==> flow/design.v <==
module lpc10_speech_synthetizer (
  input  wire              clk,         
  input  wire              reset,       
  input  wire              StartSpeak,
  input  wire              RomData,
  output wire [11:0]       RomAdr,
  output reg  signed [9:0] SampleData,
  output reg               Speaking
);
reg [5:0]  Cnt_8k;
reg [4:0]  CntSegment;
reg [7:0]  CntSample;
reg [11:0] RomAdrIn;
reg        Speak;
reg [3:0]  CodeEnergy;
reg        CodeRepeat;
reg [4:0]  CodePitch;
reg [17:0] CodeK1K4;    
reg [20:0] CodeK5K10;   
wire GetEnergy, GetRepeat, GetPitch, GetK1K4, GetK5K10, ReadRom;
wire Silence, LastFrame, NoK5K10;
function signed [9:0] TabChirp(input [5:0] i);
  case (i)
    0: TabChirp = 0;    1: TabChirp = 42;   2: TabChirp = -44;  3: TabChirp = 50;
    4: TabChirp = -78;  5: TabChirp = 18;   6: TabChirp = 37;   7: TabChirp = 20;
    8: TabChirp = 2;    9: TabChirp = -31;  10: TabChirp = -59; 11: TabChirp = 2;
    12: TabChirp = 95;  13: TabChirp = 90;  14: TabChirp = 5;   15: TabChirp = 15;
    16: TabChirp = 38;  17: TabChirp = -4;  18: TabChirp = -91; 19: TabChirp = -91;
    20: TabChirp = -42; 21: TabChirp = -35; 22: TabChirp = -36; 23: TabChirp = -4;
    24: TabChirp = 37;  25: TabChirp = 43;  26: TabChirp = 34;  27: TabChirp = 33;
    28: TabChirp = 15;  29: TabChirp = -1;  30: TabChirp = -8;  31: TabChirp = -18;
    32: TabChirp = -19; 33: TabChirp = -17; 34: TabChirp = -9;  35: TabChirp = -10;
    36: TabChirp = -6;  37: TabChirp = 0;   38: TabChirp = 3;   39: TabChirp = 2;
    40: TabChirp = 1;
    default: TabChirp = 0;
  endcase
endfunction
function signed [9:0] TabEnergy(input [3:0] i);
  case (i)
    0: TabEnergy = 0;   1: TabEnergy = 0;   2: TabEnergy = 1;   3: TabEnergy = 1;
    4: TabEnergy = 2;   5: TabEnergy = 3;   6: TabEnergy = 5;   7: TabEnergy = 7;
    8: TabEnergy = 10;  9: TabEnergy = 15;  10: TabEnergy = 21; 11: TabEnergy = 30;
    12: TabEnergy = 43; 13: TabEnergy = 61; 14: TabEnergy = 86; default: TabEnergy = 0;
  endcase
endfunction
function signed [9:0] TabPitch(input [4:0] i);
  case (i)
    0: TabPitch = 0;    1: TabPitch = 41;   2: TabPitch = 43;   3: TabPitch = 45;
    4: TabPitch = 47;   5: TabPitch = 49;   6: TabPitch = 51;   7: TabPitch = 53;
    8: TabPitch = 55;   9: TabPitch = 58;   10: TabPitch = 60;  11: TabPitch = 63;
    12: TabPitch = 66;  13: TabPitch = 70;  14: TabPitch = 73;  15: TabPitch = 76;
    16: TabPitch = 79;  17: TabPitch = 83;  18: TabPitch = 87;  19: TabPitch = 90;
    20: TabPitch = 94;  21: TabPitch = 99;  22: TabPitch = 103; 23: TabPitch = 107;
    24: TabPitch = 112; 25: TabPitch = 118; 26: TabPitch = 123; 27: TabPitch = 129;
    28: TabPitch = 134; 29: TabPitch = 141; 30: TabPitch = 147; default: TabPitch = 153;
  endcase
endfunction
function signed [9:0] TabK1(input [4:0] i);
  case (i)
    0: TabK1 = -501;  1: TabK1 = -497;  2: TabK1 = -493;  3: TabK1 = -488;
    4: TabK1 = -480;  5: TabK1 = -471;  6: TabK1 = -460;  7: TabK1 = -446;
    8: TabK1 = -427;  9: TabK1 = -405;  10: TabK1 = -378; 11: TabK1 = -344;
    12: TabK1 = -305; 13: TabK1 = -259; 14: TabK1 = -206; 15: TabK1 = -148;
    16: TabK1 = -86;  17: TabK1 = -21;  18: TabK1 = 45;   19: TabK1 = 110;
    20: TabK1 = 171;  21: TabK1 = 227;  22: TabK1 = 277;  23: TabK1 = 320;
    24: TabK1 = 357;  25: TabK1 = 388;  26: TabK1 = 413;  27: TabK1 = 434;
    28: TabK1 = 451;  29: TabK1 = 464;  30: TabK1 = 474;  default: TabK1 = 482;
  endcase
endfunction
function signed [9:0] TabK2(input [4:0] i);
  case (i)
    0: TabK2 = -349;  1: TabK2 = -328;  2: TabK2 = -305;  3: TabK2 = -280;
    4: TabK2 = -252;  5: TabK2 = -223;  6: TabK2 = -192;  7: TabK2 = -158;
    8: TabK2 = -124;  9: TabK2 = -88;   10: TabK2 = -51;  11: TabK2 = -14;
    12: TabK2 = 23;   13: TabK2 = 60;   14: TabK2 = 97;   15: TabK2 = 133;
    16: TabK2 = 167;  17: TabK2 = 199;  18: TabK2 = 230;  19: TabK2 = 259;
    20: TabK2 = 286;  21: TabK2 = 310;  22: TabK2 = 333;  23: TabK2 = 354;
    24: TabK2 = 372;  25: TabK2 = 389;  26: TabK2 = 404;  27: TabK2 = 417;
    28: TabK2 = 429;  29: TabK2 = 439;  30: TabK2 = 449;  default: TabK2 = 490;
  endcase
endfunction
function signed [9:0] TabK3(input [3:0] i);
  case (i)
    0: TabK3 = -397;  1: TabK3 = -365;  2: TabK3 = -327;  3: TabK3 = -282;
    4: TabK3 = -229;  5: TabK3 = -170;  6: TabK3 = -104;  7: TabK3 = -36;
    8: TabK3 = 35;    9: TabK3 = 104;   10: TabK3 = 169;  11: TabK3 = 228;
    12: TabK3 = 281;  13: TabK3 = 326;  14: TabK3 = 364;  default: TabK3 = 396;
  endcase
endfunction
function signed [9:0] TabK4(input [3:0] i);
  case (i)
    0: TabK4 = -373;  1: TabK4 = -334;  2: TabK4 = -293;  3: TabK4 = -245;
    4: TabK4 = -191;  5: TabK4 = -131;  6: TabK4 = -67;   7: TabK4 = -1;
    8: TabK4 = 64;    9: TabK4 = 128;   10: TabK4 = 188;  11: TabK4 = 243;
    12: TabK4 = 291;  13: TabK4 = 332;  14: TabK4 = 367;  default: TabK4 = 397;
  endcase
endfunction
function signed [9:0] TabK5(input [3:0] i);
  case (i)
    0: TabK5 = -319;  1: TabK5 = -286;  2: TabK5 = -250;  3: TabK5 = -211;
    4: TabK5 = -168;  5: TabK5 = -122;  6: TabK5 = -74;   7: TabK5 = -25;
    8: TabK5 = 24;    9: TabK5 = 73;    10: TabK5 = 121;  11: TabK5 = 167;
    12: TabK5 = 210;  13: TabK5 = 249;  14: TabK5 = 285;  default: TabK5 = 319;
  endcase
endfunction
function signed [9:0] TabK6(input [3:0] i);
  case (i)
    0: TabK6 = -290;  1: TabK6 = -252;  2: TabK6 = -209;  3: TabK6 = -163;
    4: TabK6 = -114;  5: TabK6 = -62;   6: TabK6 = -9;    7: TabK6 = 44;
    8: TabK6 = 97;    9: TabK6 = 147;   10: TabK6 = 194;  11: TabK6 = 239;
    12: TabK6 = 278;  13: TabK6 = 313;  14: TabK6 = 344;  default: TabK6 = 371;
  endcase
endfunction
function signed [9:0] TabK7(input [3:0] i);
  case (i)
    0: TabK7 = -291;  1: TabK7 = -256;  2: TabK7 = -216;  3: TabK7 = -174;
    4: TabK7 = -128;  5: TabK7 = -80;   6: TabK7 = -31;   7: TabK7 = 19;
    8: TabK7 = 69;    9: TabK7 = 117;   10: TabK7 = 163;  11: TabK7 = 206;
    12: TabK7 = 246;  13: TabK7 = 283;  14: TabK7 = 316;  default: TabK7 = 345;
  endcase
endfunction
function signed [9:0] TabK8(input [2:0] i);
  case (i)
    0: TabK8 = -219;  1: TabK8 = -133;  2: TabK8 = -38;   3: TabK8 = 59;
    4: TabK8 = 152;   5: TabK8 = 235;   6: TabK8 = 305;   default: TabK8 = 361;
  endcase
endfunction
function signed [9:0] TabK9(input [2:0] i);
  case (i)
    0: TabK9 = -225;  1: TabK9 = -157;  2: TabK9 = -82;   3: TabK9 = -3;
    4: TabK9 = 76;    5: TabK9 = 151;   6: TabK9 = 220;   default: TabK9 = 280;
  endcase
endfunction
function signed [9:0] TabK10(input [2:0] i);
  case (i)
    0: TabK10 = -179; 1: TabK10 = -122; 2: TabK10 = -61;  3: TabK10 = 1;
    4: TabK10 = 63;   5: TabK10 = 123;  6: TabK10 = 179;  default: TabK10 = 231;
  endcase
endfunction
reg signed [9:0] ET, PT, K1T, K2T, K3T, K4T, K5T, K6T, K7T, K8T, K9T, K10T;
reg signed [9:0] EC, PC, K1C, K2C, K3C, K4C, K5C, K6C, K7C, K8C, K9C, K10C;
reg signed [9:0] X1C, X2C, X3C, X4C, X5C, X6C, X7C, X8C, X9C, X10C;
reg signed [9:0] Valeur;
reg signed [9:0] KBus;
reg signed [9:0] XBus;
reg signed [9:0] YNext;
wire signed [18:0] Operation1;
wire signed [18:0] Operation2;
wire signed [18:0] Operation3;
wire signed [18:0] Operation4;
reg [12:0] GPA;
reg        NoiseOn;
reg [7:0]  PitchCnt;
wire signed [19:0] ValeurEC;
wire signed [9:0]  YStart;
assign RomAdr = RomAdrIn;
assign GetEnergy = (CntSample == 8'd0) && (Cnt_8k < 6'd4);
assign Silence   = (CodeEnergy == 4'b0000);
assign LastFrame = (CodeEnergy == 4'b1111);
assign NoK5K10   = (CodePitch  == 5'b00000);
assign GetRepeat = (CntSample == 8'd0) && (Cnt_8k == 6'd4) && !Silence && !LastFrame;
assign GetPitch  = (CntSample == 8'd0) && (Cnt_8k >= 6'd5) && (Cnt_8k < 6'd10) && !Silence && !LastFrame;
assign GetK1K4   = (CntSample == 8'd0) && (Cnt_8k >= 6'd11) && (Cnt_8k < 6'd29) && !Silence && !LastFrame && !CodeRepeat;
assign GetK5K10  = (CntSample == 8'd0) && (Cnt_8k >= 6'd30) && (Cnt_8k < 6'd51) && !Silence && !LastFrame && !CodeRepeat && !NoK5K10;
assign ReadRom = GetEnergy || GetRepeat || GetPitch || GetK1K4 || GetK5K10;
assign Operation1 = KBus * XBus;
assign Operation2 = YNext - (Operation1 / 19'sd512);
assign Operation3 = KBus * Operation2;
assign Operation4 = XBus + (Operation3 / 19'sd512);
assign ValeurEC = Valeur * EC;
assign YStart   = ValeurEC / 20'sd64;
always @* begin
  case (Cnt_8k)
    6'd2:  KBus = K10C;
    6'd3:  KBus = K9C;
    6'd4:  KBus = K8C;
    6'd5:  KBus = K7C;
    6'd6:  KBus = K6C;
    6'd7:  KBus = K5C;
    6'd8:  KBus = K4C;
    6'd9:  KBus = K3C;
    6'd10: KBus = K2C;
    6'd11: KBus = K1C;
    default: KBus = 10'sd0;
  endcase
  case (Cnt_8k)
    6'd2:  XBus = X10C;
    6'd3:  XBus = X9C;
    6'd4:  XBus = X8C;
    6'd5:  XBus = X7C;
    6'd6:  XBus = X6C;
    6'd7:  XBus = X5C;
    6'd8:  XBus = X4C;
    6'd9:  XBus = X3C;
    6'd10: XBus = X2C;
    6'd11: XBus = X1C;
    default: XBus = 10'sd0;
  endcase
end
always @(posedge clk) begin
  if (reset) begin
    Cnt_8k     <= 6'd0;
    CntSegment <= 5'd0;
    CntSample  <= 8'd0;
    RomAdrIn   <= 12'd1;
    Speak      <= 1'b0;
    Speaking   <= 1'b0;
    CodeEnergy <= 4'd0;
    CodeRepeat <= 1'b0;
    CodePitch  <= 5'd0;
    CodeK1K4   <= 18'd0;
    CodeK5K10  <= 21'd0;
    ET <= 0; PT <= 0; K1T <= 0; K2T <= 0; K3T <= 0; K4T <= 0;
    K5T <= 0; K6T <= 0; K7T <= 0; K8T <= 0; K9T <= 0; K10T <= 0;
    EC <= 0; PC <= 0; K1C <= 0; K2C <= 0; K3C <= 0; K4C <= 0;
    K5C <= 0; K6C <= 0; K7C <= 0; K8C <= 0; K9C <= 0; K10C <= 0;
    X1C <= 0; X2C <= 0; X3C <= 0; X4C <= 0; X5C <= 0;
    X6C <= 0; X7C <= 0; X8C <= 0; X9C <= 0; X10C <= 0;
    Valeur     <= 0;
    YNext      <= 0;
    SampleData <= 0;
    GPA        <= 13'b0000001101001;
    NoiseOn    <= 1'b1;
    PitchCnt   <= 8'd0;
  end else begin
    if (Speak && StartSpeak) begin
      Cnt_8k <= Cnt_8k + 6'd1;
      if (Cnt_8k == 6'b111111) begin
        if (CntSegment == 5'b10111)
          CntSegment <= 5'd0;
        else
          CntSegment <= CntSegment + 5'd1;
        if (CntSample == 8'b11000111)
          CntSample <= 8'd0;
        else
          CntSample <= CntSample + 8'd1;
      end
      if (GetEnergy) CodeEnergy <= {CodeEnergy[2:0], RomData};
      if (GetRepeat) CodeRepeat <= RomData;
      if (GetPitch)  CodePitch  <= {CodePitch[3:0], RomData};
      if (GetK1K4)   CodeK1K4   <= {CodeK1K4[16:0], RomData};
      if (GetK5K10)  CodeK5K10  <= {CodeK5K10[19:0], RomData};
      if (ReadRom) RomAdrIn <= RomAdrIn + 12'd1;
      if ((CntSample == 8'b11000111) && (Cnt_8k == 6'b111111) && LastFrame) begin
        Speak    <= 1'b0;
        Speaking <= 1'b0;
      end else begin
        Speaking <= 1'b1;
      end
    end else begin
      Cnt_8k     <= 6'd0;
      CntSegment <= 5'd0;
      CntSample  <= 8'd0;
      RomAdrIn   <= 12'd1;
      NoiseOn    <= 1'b1;
      if (!StartSpeak) Speak <= 1'b1;
    end
    if (Cnt_8k == 6'b111110) begin
      ET <= TabEnergy(CodeEnergy);
      if (Silence || LastFrame)
        PT <= 0;
      else
        PT <= TabPitch(CodePitch);
      if (Silence || LastFrame) begin
        K1T <= 0; K2T <= 0; K3T <= 0; K4T <= 0;
      end else begin
        K1T <= TabK1(CodeK1K4[17:13]);
        K2T <= TabK2(CodeK1K4[12:8]);
        K3T <= TabK3(CodeK1K4[7:4]);
        K4T <= TabK4(CodeK1K4[3:0]);
      end
      if (Silence || LastFrame || NoK5K10) begin
        K5T <= 0; K6T <= 0; K7T <= 0; K8T <= 0; K9T <= 0; K10T <= 0;
      end else begin
        K5T  <= TabK5(CodeK5K10[20:17]);
        K6T  <= TabK6(CodeK5K10[16:13]);
        K7T  <= TabK7(CodeK5K10[12:9]);
        K8T  <= TabK8(CodeK5K10[8:6]);
        K9T  <= TabK9(CodeK5K10[5:3]);
        K10T <= TabK10(CodeK5K10[2:0]);
      end
    end
    if ((CntSegment == 5'd0) && (Cnt_8k == 6'b111111)) begin
      EC   <= ET;
      PC   <= PT;
      K1C  <= K1T;
      K2C  <= K2T;
      K3C  <= K3T;
      K4C  <= K4T;
      K5C  <= K5T;
      K6C  <= K6T;
      K7C  <= K7T;
      K8C  <= K8T;
      K9C  <= K9T;
      K10C <= K10T;
      NoiseOn <= (PC == 0);
    end
    if (Cnt_8k == 6'd0) begin
      if (EC == 0)
        Valeur <= 0;
      else if (NoiseOn) begin
        if (GPA[0])
          Valeur <= -10'sd64;
        else
          Valeur <= 10'sd64;
      end else begin
        if (PitchCnt > 8'd50)
          Valeur <= 0;    
        else
          Valeur <= TabChirp(PitchCnt[5:0]);
      end
      if (PC == 0)
        PitchCnt <= 8'd0;
      else if ($signed({1'b0, PitchCnt}) < PC)
        PitchCnt <= PitchCnt + 8'd1;
      else
        PitchCnt <= 8'd0;
    end
    if (Cnt_8k < 6'b010100)
      GPA <= {GPA[12] ^ GPA[10] ^ GPA[9] ^ GPA[0], GPA[12:1]};
    case (Cnt_8k)
      6'd1: YNext <= YStart;
      6'd2, 6'd3, 6'd4, 6'd5, 6'd6, 6'd7, 6'd8, 6'd9, 6'd10, 6'd11:
        YNext <= Operation2[9:0];
      default: ;
    endcase
    case (Cnt_8k)
      6'd3:  X10C <= Operation4[9:0];
      6'd4:  X9C  <= Operation4[9:0];
      6'd5:  X8C  <= Operation4[9:0];
      6'd6:  X7C  <= Operation4[9:0];
      6'd7:  X6C  <= Operation4[9:0];
      6'd8:  X5C  <= Operation4[9:0];
      6'd9:  X4C  <= Operation4[9:0];
      6'd10: X3C  <= Operation4[9:0];
      6'd11: X2C  <= Operation4[9:0];
      6'd12: X1C  <= Operation2[9:0];
      default: ;
    endcase
    if (Cnt_8k == 6'b001111)
      SampleData <= X1C;
  end
end
endmodule
* Reports on lpc10_speech_synthetizer
Tool output for the design above, in the order of the flow.
Lines are those of the file above, counted from 1.
Operators carry their Yosys type and port widths (W data, S select, Z words).
Library cell names are shortened.
The mark - stands for no value.
- Top module :: lpc10_speech_synthetizer
- Clock input :: clk
- Standard-cell library :: sky130hd
- Corner :: tt_025C_1v80

* Elaborated design
Source: Yosys, flattened and elaborated, memories not mapped. Widths are those after wreduce. Print and check cells do not count. Equal cells are merged and count once.
Yosys's memory passes give these memory sizes; they may raise the number of words (mostly to a power of two), join words into wider ones and drop unused or constant bits.
- Input bits :: 4
- Clocked read ports x word width :: 95
- Word-level cells :: 234
- Memory bits (read-only) :: 2448
- Memories :: 10
- Register bits after elaboration :: 474
- Output and inout bits :: 23
- $mul :: 3
- Bitwise operators :: 7
- Order comparisons :: 10
- Reduce/logical cells :: 55
- Equal/unequal tests :: 39
- Mux-type cells :: 49
- Add/subtract/negate cells :: 10
** Memory list
- (no name shown) :: depth 64, bits a word 10, read ports 1, write ports 0, RTL line 23 : case (i)
- (no name shown) :: depth 32, bits a word 10, read ports 1, write ports 0, RTL line 59 : case (i)
- (no name shown) :: depth 32, bits a word 10, read ports 1, write ports 0, RTL line 71 : case (i)
- (no name shown) :: depth 32, bits a word 8, read ports 1, write ports 0, RTL line 47 : case (i)
- (no name shown) :: depth 16, bits a word 10, read ports 1, write ports 0, RTL line 83 : case (i)
- (no name shown) :: depth 16, bits a word 10, read ports 1, write ports 0, RTL line 91 : case (i)
Memories not listed: 4.
** Operator list (count)
- $pmux W10 S7 :: 3
- $mul A10 B10 Y20 :: 1
- $pmux W10 S10 :: 2
- $mul A10 B10 Y19 :: 1
- $mul A10 B19 Y19 :: 1
- $mux W10 :: 15
- $mux W4 :: 10
- $eq A6 B4 Y1 const B :: 6
- $mux W5 :: 7
- $eq A3 B3 Y1 const B :: 9
- $eq A6 B3 Y1 const B :: 4
- $mux W8 :: 3
- $logic_and A1 B1 Y1 :: 23
- $add A10 B1 Y10 :: 2
- $logic_not A10 Y1 :: 2
- $pmux W10 S2 :: 1
- $sub A10 B19 Y19 :: 1
- $add A19 B1 Y19 :: 1
- $eq A3 B2 Y1 const B :: 6
- $reduce_or A9 Y1 :: 2
- $add A8 B1 Y8 const B :: 2
- $add A12 B1 Y12 const B :: 1
- $reduce_and A2 Y1 :: 6
- $eq A6 B2 Y1 const B :: 2
- $lt A6 B5 Y1 const B :: 2
- $eq A6 B6 Y1 const B :: 2
- $mux W6 :: 2
- $add A10 B10 Y10 :: 1
Other operator kinds: 31; their cells: 55.

* Logic depth
Yosys ltp: most cells in a row. Word level: on the elaborated netlist, between registers, memories and ports. Mapped: between sequential cells and ports; inverters and the memories' decode and read muxes count.
- Word-level depth :: 12
- ABC_AREA :: 1
- Depth in mapped cells :: 85

* After synthesis
Yosys stat after the flow's synthesis: flattened, memories mapped to cells. It holds for the ABC_AREA given above (unset counts as 0); a run with the other value may have another netlist.
Totals and module areas in this step are rounded.
** Cell types (count)
- dfxtp_1 :: 544
- fa_1 :: 235
- nand2_1 :: 884
- inv_1 :: 880
- ha_1 :: 254
- nor2_1 :: 527
- o21ai_0 :: 369
- a21oi_1 :: 348
- nand3_1 :: 136
- clkbuf_1 :: 165
- xor2_1 :: 52
- a22oi_1 :: 55
- o22ai_1 :: 43
- nor3_1 :: 49
- nand4_1 :: 35
- xnor2_1 :: 22
- a31oi_1 :: 25
- nand3_2 :: 15
Other cell types: 48; their cells: 307.
- Area of sequential cells :: 11000 µm²
- Buffers :: 221
- Flip-flops :: 544
- Cells in the netlist :: 4945
- Synthesis area :: 36000 µm²

* Worst setup path after synthesis
OpenSTA on the mapped netlist: ideal clock, no wires. The path of least setup slack (recovery checks aside). Input and output delay are each 20% of the period. Register names are those of the netlist, which keeps one name where synthesis merged equal registers.
- Path type :: reg2reg
- From :: reg Cnt_8k[0]
- To :: reg X2C[8]
- Path buffers :: 4
- Path delay :: 14.761 ns
- Clock period :: 25.0 ns
- Arrival :: 14.703 ns
- Library setup time :: 0.058 ns
- Slack :: 10.239 ns
- Stages on the path :: 77
- Time at the first pin :: 0.000 ns
- Period reached after synthesis :: 14.761 ns
"path delay" is the arrival time less input delay plus setup time.
"stages on the path" counts driving pins, that of a launching flip-flop among them; a cell with two outputs on the path counts twice.
"period reached after synthesis" is the clock period less the worst setup slack; recovery checks do not enter. This is arithmetic on one report: input and output delays are still those of the set period (20% each).
The rows between start and end are the longest chain of elaborated cells between them; the timing report does not say that the signal goes this way. Where chains are equally long, one stands for them.
Each line given opens the expression or statement behind the cell; cells for indexed reads and writes are added by Yosys, which also makes memories of some case tables.
A register here has more assigning lines than the two given.
- Path through :: dfxtp_1 > ha_1 > clkbuf_1 > inv_1 > nor2_4 > clkbuf_1 > a21oi_1 > nand4_1 > clkbuf_1 > nand2_1 > fa_1 > inv_1 > fa_1 > fa_1 > fa_1 > inv_1 > fa_1 > inv_1 > [41 not listed] > nand3_1 > nand3_1 > nand2_1 > nor2_1 > fa_1 > fa_1 > nand3_1 > and2_1 > inv_1 > a21oi_1 > inv_1 > a21oi_1 > nor2_1 > o21a_1 > nor2_1 > xor2_1 > o21ai_0 > inv_1
- Cells in the longest elaborated chain :: 12
- Elaborated cells between the ends (all ways) :: 22
- Those cells by class :: add/sub: 4; mul: 2; eq/ne: 10; mux: 2; logic: 2; reduce/logical: 2
** Ends and longest elaborated chain, after synthesis
- start, declared :: RTL line 10 : reg [5:0]  Cnt_8k;
- start, assigned :: RTL line 202 : Cnt_8k     <= 6'd0;
- start, assigned :: RTL line 227 : Cnt_8k <= Cnt_8k + 6'd1;
- $eq A6 B4 Y1 :: RTL line 173 : case (Cnt_8k)
- $pmux W10 S10 :: RTL line 173
- $mul A10 B10 Y19 :: RTL line 166 : assign Operation1 = KBus * XBus;
- $reduce_or A9 Y1
- $and A1 B1 Y1
- $add A19 B1 Y19
- $sub A10 B19 Y19 :: RTL line 167 : assign Operation2 = YNext - (Operation1 / 19'sd512);
- $mul A10 B19 Y19 :: RTL line 168 : assign Operation3 = KBus * Operation2;
- $reduce_or A9 Y1
- $and A1 B1 Y1
- $add A10 B1 Y10
- $add A10 B10 Y10 :: RTL line 169 : assign Operation4 = XBus + (Operation3 / 19'sd512);
- end, assigned :: RTL line 217 : X1C <= 0; X2C <= 0; X3C <= 0; X4C <= 0; X5C <= 0;
- end, assigned :: RTL line 336 : 6'd11: X2C  <= Operation4[9:0];
- end, declared :: RTL line 142 : reg signed [9:0] X1C, X2C, X3C, X4C, X5C, X6C, X7C, X8C, X9C, X10C;

* Timing after layout
From the final timing report of job 1: the path of least setup slack in the routed layout; clock arrival at registers is part of the times.
- Path type :: reg2reg
- From :: reg Cnt_8k[0]
- To :: reg X7C[8]
- Path buffers :: 4
- Library setup time :: 0.05 ns
- Slack :: 5.74 ns
- Time at the first pin :: 0.65 ns
- Stages on the path :: 76
- Arrival :: 19.84 ns
- Clock period :: 25.0 ns
The rows between start and end are the longest chain of elaborated cells between them; the timing report does not say that the signal goes this way. Where chains are equally long, one stands for them.
A register here has more assigning lines than the two given.
- Path through :: dfxtp_1 > inv_1 > ha_1 > clkbuf_1 > nand3_2 > buf_2 > clkbuf_1 > o21ai_0 > nor4_1 > o221ai_1 > clkbuf_1 > nand2_1 > fa_1 > fa_1 > inv_1 > fa_1 > fa_1 > inv_1 > [40 not listed] > nand3_1 > nand3_1 > nand2_1 > nor2_1 > fa_1 > fa_1 > nand3_1 > and2_1 > inv_1 > a21oi_1 > inv_1 > a21oi_1 > nor2_1 > o21a_1 > nor2_1 > xor2_1 > o21ai_0 > inv_1
- Cells in the longest elaborated chain :: 12
- Elaborated cells between the ends (all ways) :: 22
- Those cells by class :: add/sub: 4; mul: 2; eq/ne: 10; mux: 2; logic: 2; reduce/logical: 2
** Ends and longest elaborated chain, post-layout
- start, declared :: RTL line 10 : reg [5:0]  Cnt_8k;
- start, assigned :: RTL line 202 : Cnt_8k     <= 6'd0;
- start, assigned :: RTL line 227 : Cnt_8k <= Cnt_8k + 6'd1;
- $eq A6 B4 Y1 :: RTL line 173 : case (Cnt_8k)
- $pmux W10 S10 :: RTL line 173
- $mul A10 B10 Y19 :: RTL line 166 : assign Operation1 = KBus * XBus;
- $reduce_or A9 Y1
- $and A1 B1 Y1
- $add A19 B1 Y19
- $sub A10 B19 Y19 :: RTL line 167 : assign Operation2 = YNext - (Operation1 / 19'sd512);
- $mul A10 B19 Y19 :: RTL line 168 : assign Operation3 = KBus * Operation2;
- $reduce_or A9 Y1
- $and A1 B1 Y1
- $add A10 B1 Y10
- $add A10 B10 Y10 :: RTL line 169 : assign Operation4 = XBus + (Operation3 / 19'sd512);
- end, assigned :: RTL line 218 : X6C <= 0; X7C <= 0; X8C <= 0; X9C <= 0; X10C <= 0;
- end, assigned :: RTL line 331 : 6'd6:  X7C  <= Operation4[9:0];
- end, declared :: RTL line 142 : reg signed [9:0] X1C, X2C, X3C, X4C, X5C, X6C, X7C, X8C, X9C, X10C;

--- measured runs ---
3 stored runs of lpc10_speech_synthetizer in the flow (synthesis by Yosys, layout by OpenROAD, sky130hd cells), in arbitrary order. Constraints: input delay and output delay 20% of the set period each, output load 0.01 pF.
"reached clock period": clock period set for the run, less the worst setup slack. It is reckoned from that one timing run; input and output delays stay at 20% of the period that was set.
By "time on the worst setup path" is meant the share of the clock period that the worst setup path is allowed (20% is reserved at inputs, 20% at outputs), minus its slack. Clock arrival times at its registers enter into it.
Values from the reports are rounded here.

** Job 1
- Settings :: ABC_AREA=1; CELL_PAD_IN_SITES_GLOBAL_PLACEMENT=2; CORE_MARGIN=5; GPL_TIMING_DRIVEN=0; MIN_ROUTING_LAYER=met2; PLACE_DENSITY_LB_ADDON=0.0; period_ns=25.0; CAP_MARGIN=20; CORE_UTILIZATION=40; SLEW_MARGIN=20
- Chip area in the Yosys report :: 36000 µm²
- Time on the worst setup path :: 19.26 ns
- Class of the worst setup path :: reg2reg
- Final utilization :: 45%
- Worst hold slack :: 0.44 ns
- Worst setup slack after layout :: 5.7 ns
- Total die area :: 97000 µm²
- Reached clock period :: 19.258 ns

** Job 2
- Settings :: CORE_UTILIZATION=40; period_ns=26.9; CAP_MARGIN=20; CORE_MARGIN=2; SLEW_MARGIN=20
- Final utilization :: 44%
- Worst setup slack after layout :: 8.6 ns
- Worst hold slack :: 0.41 ns
- Reached clock period :: 18.289 ns
- Chip area in the Yosys report :: 36000 µm²
- Total die area :: 91000 µm²
- Time on the worst setup path :: 18.29 ns
- Class of the worst setup path :: reg2reg

** Job 3
- Settings :: ABC_AREA=1; CELL_PAD_IN_SITES_GLOBAL_PLACEMENT=3; CORE_MARGIN=5; MIN_ROUTING_LAYER=met2; period_ns=25.0; CAP_MARGIN=20; CORE_UTILIZATION=40; SLEW_MARGIN=20
- Total die area :: 97000 µm²
- Reached clock period :: 17.585 ns
- Chip area in the Yosys report :: 36000 µm²
- Final utilization :: 44%
- Time on the worst setup path :: 17.58 ns
- Class of the worst setup path :: reg2reg
- Worst hold slack :: 0.44 ns
- Worst setup slack after layout :: 7.4 ns
--- end ---
